==> flow/design.v <==
module pow_5_pipe
(
    input             clock,
    input      [17:0] n,
    output reg [17:0] n_pow_5
);
    reg [17:0] n_1, n_2, n_3;
    reg [17:0] n_pow_2, n_pow_3, n_pow_4;
    always @(posedge clock)
    begin
        n_1 <= n;
        n_2 <= n_1;
        n_3 <= n_2;
        n_pow_2 <= n * n;
        n_pow_3 <= n_pow_2 * n_1;
        n_pow_4 <= n_pow_3 * n_2;
        n_pow_5 <= n_pow_4 * n_3;
    end
endmodule
From RTL to reports: pow_5_pipe
What the tools print for pow_5_pipe, step after step.
Lines are those of the file above, counted from 1.
Library cell names are shortened.
{ "setup": {"top": "pow_5_pipe", "clock_port": "clock", "cell_library": "sky130hd", "pvt_corner": "tt_025C_1v80"} }

Elaborated design
Yosys after proc, flatten, opt, wreduce and memory -nomap, before mapping. Enables and synchronous resets that opt folds into registers are not counted as muxes. Memory bits, and registers merged into a memory's read port (data or address), are not among the register bits. Print and check cells are not counted. Equal cells are merged and count once.
{ "bits": {"reg_bits": 126, "inputBits": 19} }
{ "classes": {"mul": 4} }
{ "op_table": {"columns": ["op", "count"], "rows": [
  ["multiplier 18 x 18 -> 18 bit", 4]
]} }

Logic depth
Depth = most cells in a row (Yosys ltp): at word level without a register or memory, in the mapped netlist without a sequential cell, where the memories' decode and read muxes count.
{ "logic_depth": {"depth_word": 1, "abc_area": 0, "depth_mapped": 22, "ltp_nobuf": 21} }

After synthesis
Source: synth_stat.txt of the flow (Yosys; design flattened, memories mapped). It holds for the ABC_AREA given above (unset counts as 0); a run with the other value may have another netlist.
{ "mapped": {"ff_cells": 122, "yosys_area_mm2": 0.0211478, "seq_area_mm2": 0.0024423, "n_buf": 63, "mapped_cells": 2316} }
{ "types": {"columns": ["type", "count", "type_area_um2"], "rows": [
  ["fa_1", 412, 8247.91],
  ["ha_1", 218, 2.73E+03],
  ["dfxtp_1", 122, 2.44E+03],
  ["inv_1", 623, 2.34E+03],
  ["and2_1", 284, 1.78E+03],
  ["xnor2_1", 125, 1094.8],
  ["nand2_1", 286, 1073.53],
  ["xor2_1", 31, 271.51],
  ["clkbuf_1", 59, 221.462],
  ["a21oi_1", 28, 140.134],
  ["a21o_1", 17, 127.622],
  ["nor2_1", 22, 82.579],
  ["o21a_1", 11, 82.579],
  ["nor2b_1", 9, 56.304],
  ["o21ai_0", 10, 50.048],
  ["o21ai_1", 10, 50.048],
  ["nand2b_1", 5, 31.28],
  ["o21bai_1", 4, 30.029]
]} }
Other cell types: 23; their cells: 40.

Path before layout
OpenSTA on the mapped netlist: ideal clock, no wires. The path of least setup slack (recovery checks aside). Input and output delay are each 20% of the period. Register names are those of the netlist, which keeps one name where synthesis merged equal registers.
{ "synth_path": {"kind": "input port to flip-flop", "from": "input port n[3]", "to": "register n_pow_2[16]", "slack_ns": 0.447, "input_delay_ns": 1.280, "launch_ns": 1.280, "path_stages": 18, "tclk_ns": 6.4, "path_delay_ns": 4.673, "arrival_ns": 5.883, "path_buffers": 1, "period_less_setup_slack_ns": 5.953} }
"path_delay_ns" is the arrival time less input delay plus setup time.
"path_stages" counts driving pins, that of a launching flip-flop among them; a cell with two outputs on the path counts twice.
"period_less_setup_slack_ns" = period - worst setup slack (recovery checks aside). The figure is calculated, with input and output delays left at 20% of the set period.
The rows between start and end are the longest chain of elaborated cells between them; the timing report does not say that the signal goes this way. Where chains are equally long, one stands for them.
Each line given opens the expression or statement behind the cell; cells for indexed reads and writes are added by Yosys, which also makes memories of some case tables.
{ "synth_via": {"cell_sequence": "clkbuf_1 and2_1 inv_1 fa_1 fa_1 inv_1 fa_1 fa_1 fa_1 inv_1 fa_1 inv_1 ha_1 or3_1 o21ai_0 a21oi_1 a41oi_1 a21boi_1", "elab_chain_len": 1, "cells_between": 1, "cone_lines": 1} }
{ "synth_rtl": {"columns": ["element", "line", "rtl"], "rows": [
  ["from (decl)", 4, "input      [17:0] n,"],
  ["multiplier 18 x 18 -> 18 bit", 14, "n_pow_2 <= n * n;"],
  ["to (assign)", 14, null],
  ["to (decl)", 8, "reg [17:0] n_pow_2, n_pow_3, n_pow_4;"]
]} }

Timing after layout
From the final timing report of stored run 1: the path of least setup slack in the routed layout; clock arrival at registers is part of the times.
{ "layout_path": {"kind": "input port to flip-flop", "from": "input port n[5]", "to": "register n_pow_2[16]", "input_delay_ns": 0.87, "tclk_ns": 4.34, "arrival_ns": 5.55, "launch_ns": 0.87, "slack_ns": -0.84, "path_buffers": 3, "path_stages": 19} }
The rows between start and end are the longest chain of elaborated cells between them; the timing report does not say that the signal goes this way. Where chains are equally long, one stands for them.
{ "layout_via": {"cell_sequence": "buf_12 clkbuf_16 buf_4 nand2_4 fa_1 fa_1 inv_1 fa_1 fa_1 fa_1 inv_1 fa_1 inv_2 ha_4 or3_4 o21ai_2 a21oi_1 a41oi_1 a21boi_2", "elab_chain_len": 1, "cells_between": 1, "cone_lines": 1} }
{ "layout_rtl": {"columns": ["element", "line", "rtl"], "rows": [
  ["from (decl)", 4, "input      [17:0] n,"],
  ["multiplier 18 x 18 -> 18 bit", 14, "n_pow_2 <= n * n;"],
  ["to (assign)", 14, null],
  ["to (decl)", 8, "reg [17:0] n_pow_2, n_pow_3, n_pow_4;"]
]} }

## Implementation results

Flow measurements of pow_5_pipe on sky130hd: 4 stored runs with different settings, listed in no order. Input and output delays are each 20% of the period that was set; the output load is 0.01 pF.
"achievedPeriod_ns" means the clock period less the worst setup slack. The figure is calculated, with input and output delays left at 20% of the set period.
"worst_path_allowed_less_slack_ns" = time allowed to the worst setup path (clock period - input delay - output delay, where it has them) - its slack; a late launch clock adds to it, a late capture clock takes from it.
[
  {
    "run": "stored run 1",
    "settings": { "ABC_AREA": 0, "CAP_MARGIN": 30, "CORE_MARGIN": 3, "CORE_UTILIZATION": 58, "GPL_TIMING_DRIVEN": 0, "PLACE_DENSITY": 0.68, "SETUP_SLACK_MARGIN": 1.22, "SLEW_MARGIN": 0, "period_ns": 4.34 },
    "results": { "fin_ws_ns": -0.845, "worst_hold_slack_ns": 0.356, "synthArea_mm2": 0.0211478, "timing.setup.tns_ns": -13.058, "design.die.area_mm2": 0.0387893, "finalUtil_pct": 73.2, "final_stdcell_area_mm2": 0.0261513, "achievedPeriod_ns": 5.185, "worst_path_allowed_less_slack_ns": 4.32, "critical_path_type": "input port to flip-flop" }
  },
  {
    "run": "stored run 2",
    "settings": { "CELL_PAD_IN_SITES_GLOBAL_PLACEMENT": 3, "CORE_ASPECT_RATIO": 1.93, "CORE_MARGIN": 8, "CTS_CLUSTER_DIAMETER": 143, "CTS_CLUSTER_SIZE": 77, "GPL_ROUTABILITY_DRIVEN": 0, "GPL_TIMING_DRIVEN": 0, "PLACE_DENSITY_LB_ADDON": 0.09, "SETUP_SLACK_MARGIN": 0.51, "SLEW_MARGIN": 25, "period_ns": 5.56, "CAP_MARGIN": 20, "CORE_UTILIZATION": 40 },
    "results": { "fin_ws_ns": 0.151, "worst_hold_slack_ns": 0.344, "synthArea_mm2": 0.0211478, "timing.setup.tns_ns": 0.000, "design.die.area_mm2": 0.0608839, "finalUtil_pct": 47.7, "final_stdcell_area_mm2": 0.025044, "achievedPeriod_ns": 5.409, "worst_path_allowed_less_slack_ns": 4.30, "critical_path_type": "input port to flip-flop" }
  },
  {
    "run": "stored run 3",
    "settings": { "ABC_AREA": 0, "CAP_MARGIN": 40, "CORE_UTILIZATION": 38, "PLACE_DENSITY": 0.68, "SETUP_SLACK_MARGIN": 0.19, "period_ns": 4.34, "CORE_MARGIN": 2, "SLEW_MARGIN": 20 },
    "results": { "fin_ws_ns": -0.887, "worst_hold_slack_ns": 0.363, "synthArea_mm2": 0.0211478, "timing.setup.tns_ns": -10.781, "design.die.area_mm2": 0.0575544, "finalUtil_pct": 49.4, "final_stdcell_area_mm2": 0.0272123, "achievedPeriod_ns": 5.227, "worst_path_allowed_less_slack_ns": 4.36, "critical_path_type": "input port to flip-flop" }
  },
  {
    "run": "stored run 4",
    "settings": { "CELL_PAD_IN_SITES_GLOBAL_PLACEMENT": 3, "CORE_ASPECT_RATIO": 1.93, "CTS_CLUSTER_SIZE": 94, "GPL_TIMING_DRIVEN": 0, "PLACE_DENSITY_LB_ADDON": 0.09, "SETUP_SLACK_MARGIN": 0.51, "SLEW_MARGIN": 25, "period_ns": 6.4, "CAP_MARGIN": 20, "CORE_MARGIN": 2, "CORE_UTILIZATION": 40 },
    "results": { "fin_ws_ns": 0.566, "worst_hold_slack_ns": 0.357, "synthArea_mm2": 0.0211478, "timing.setup.tns_ns": 0.000, "design.die.area_mm2": 0.0548246, "finalUtil_pct": 44.1, "final_stdcell_area_mm2": 0.0231835, "achievedPeriod_ns": 5.834, "worst_path_allowed_less_slack_ns": 4.55, "critical_path_type": "input port to flip-flop" }
  }
]
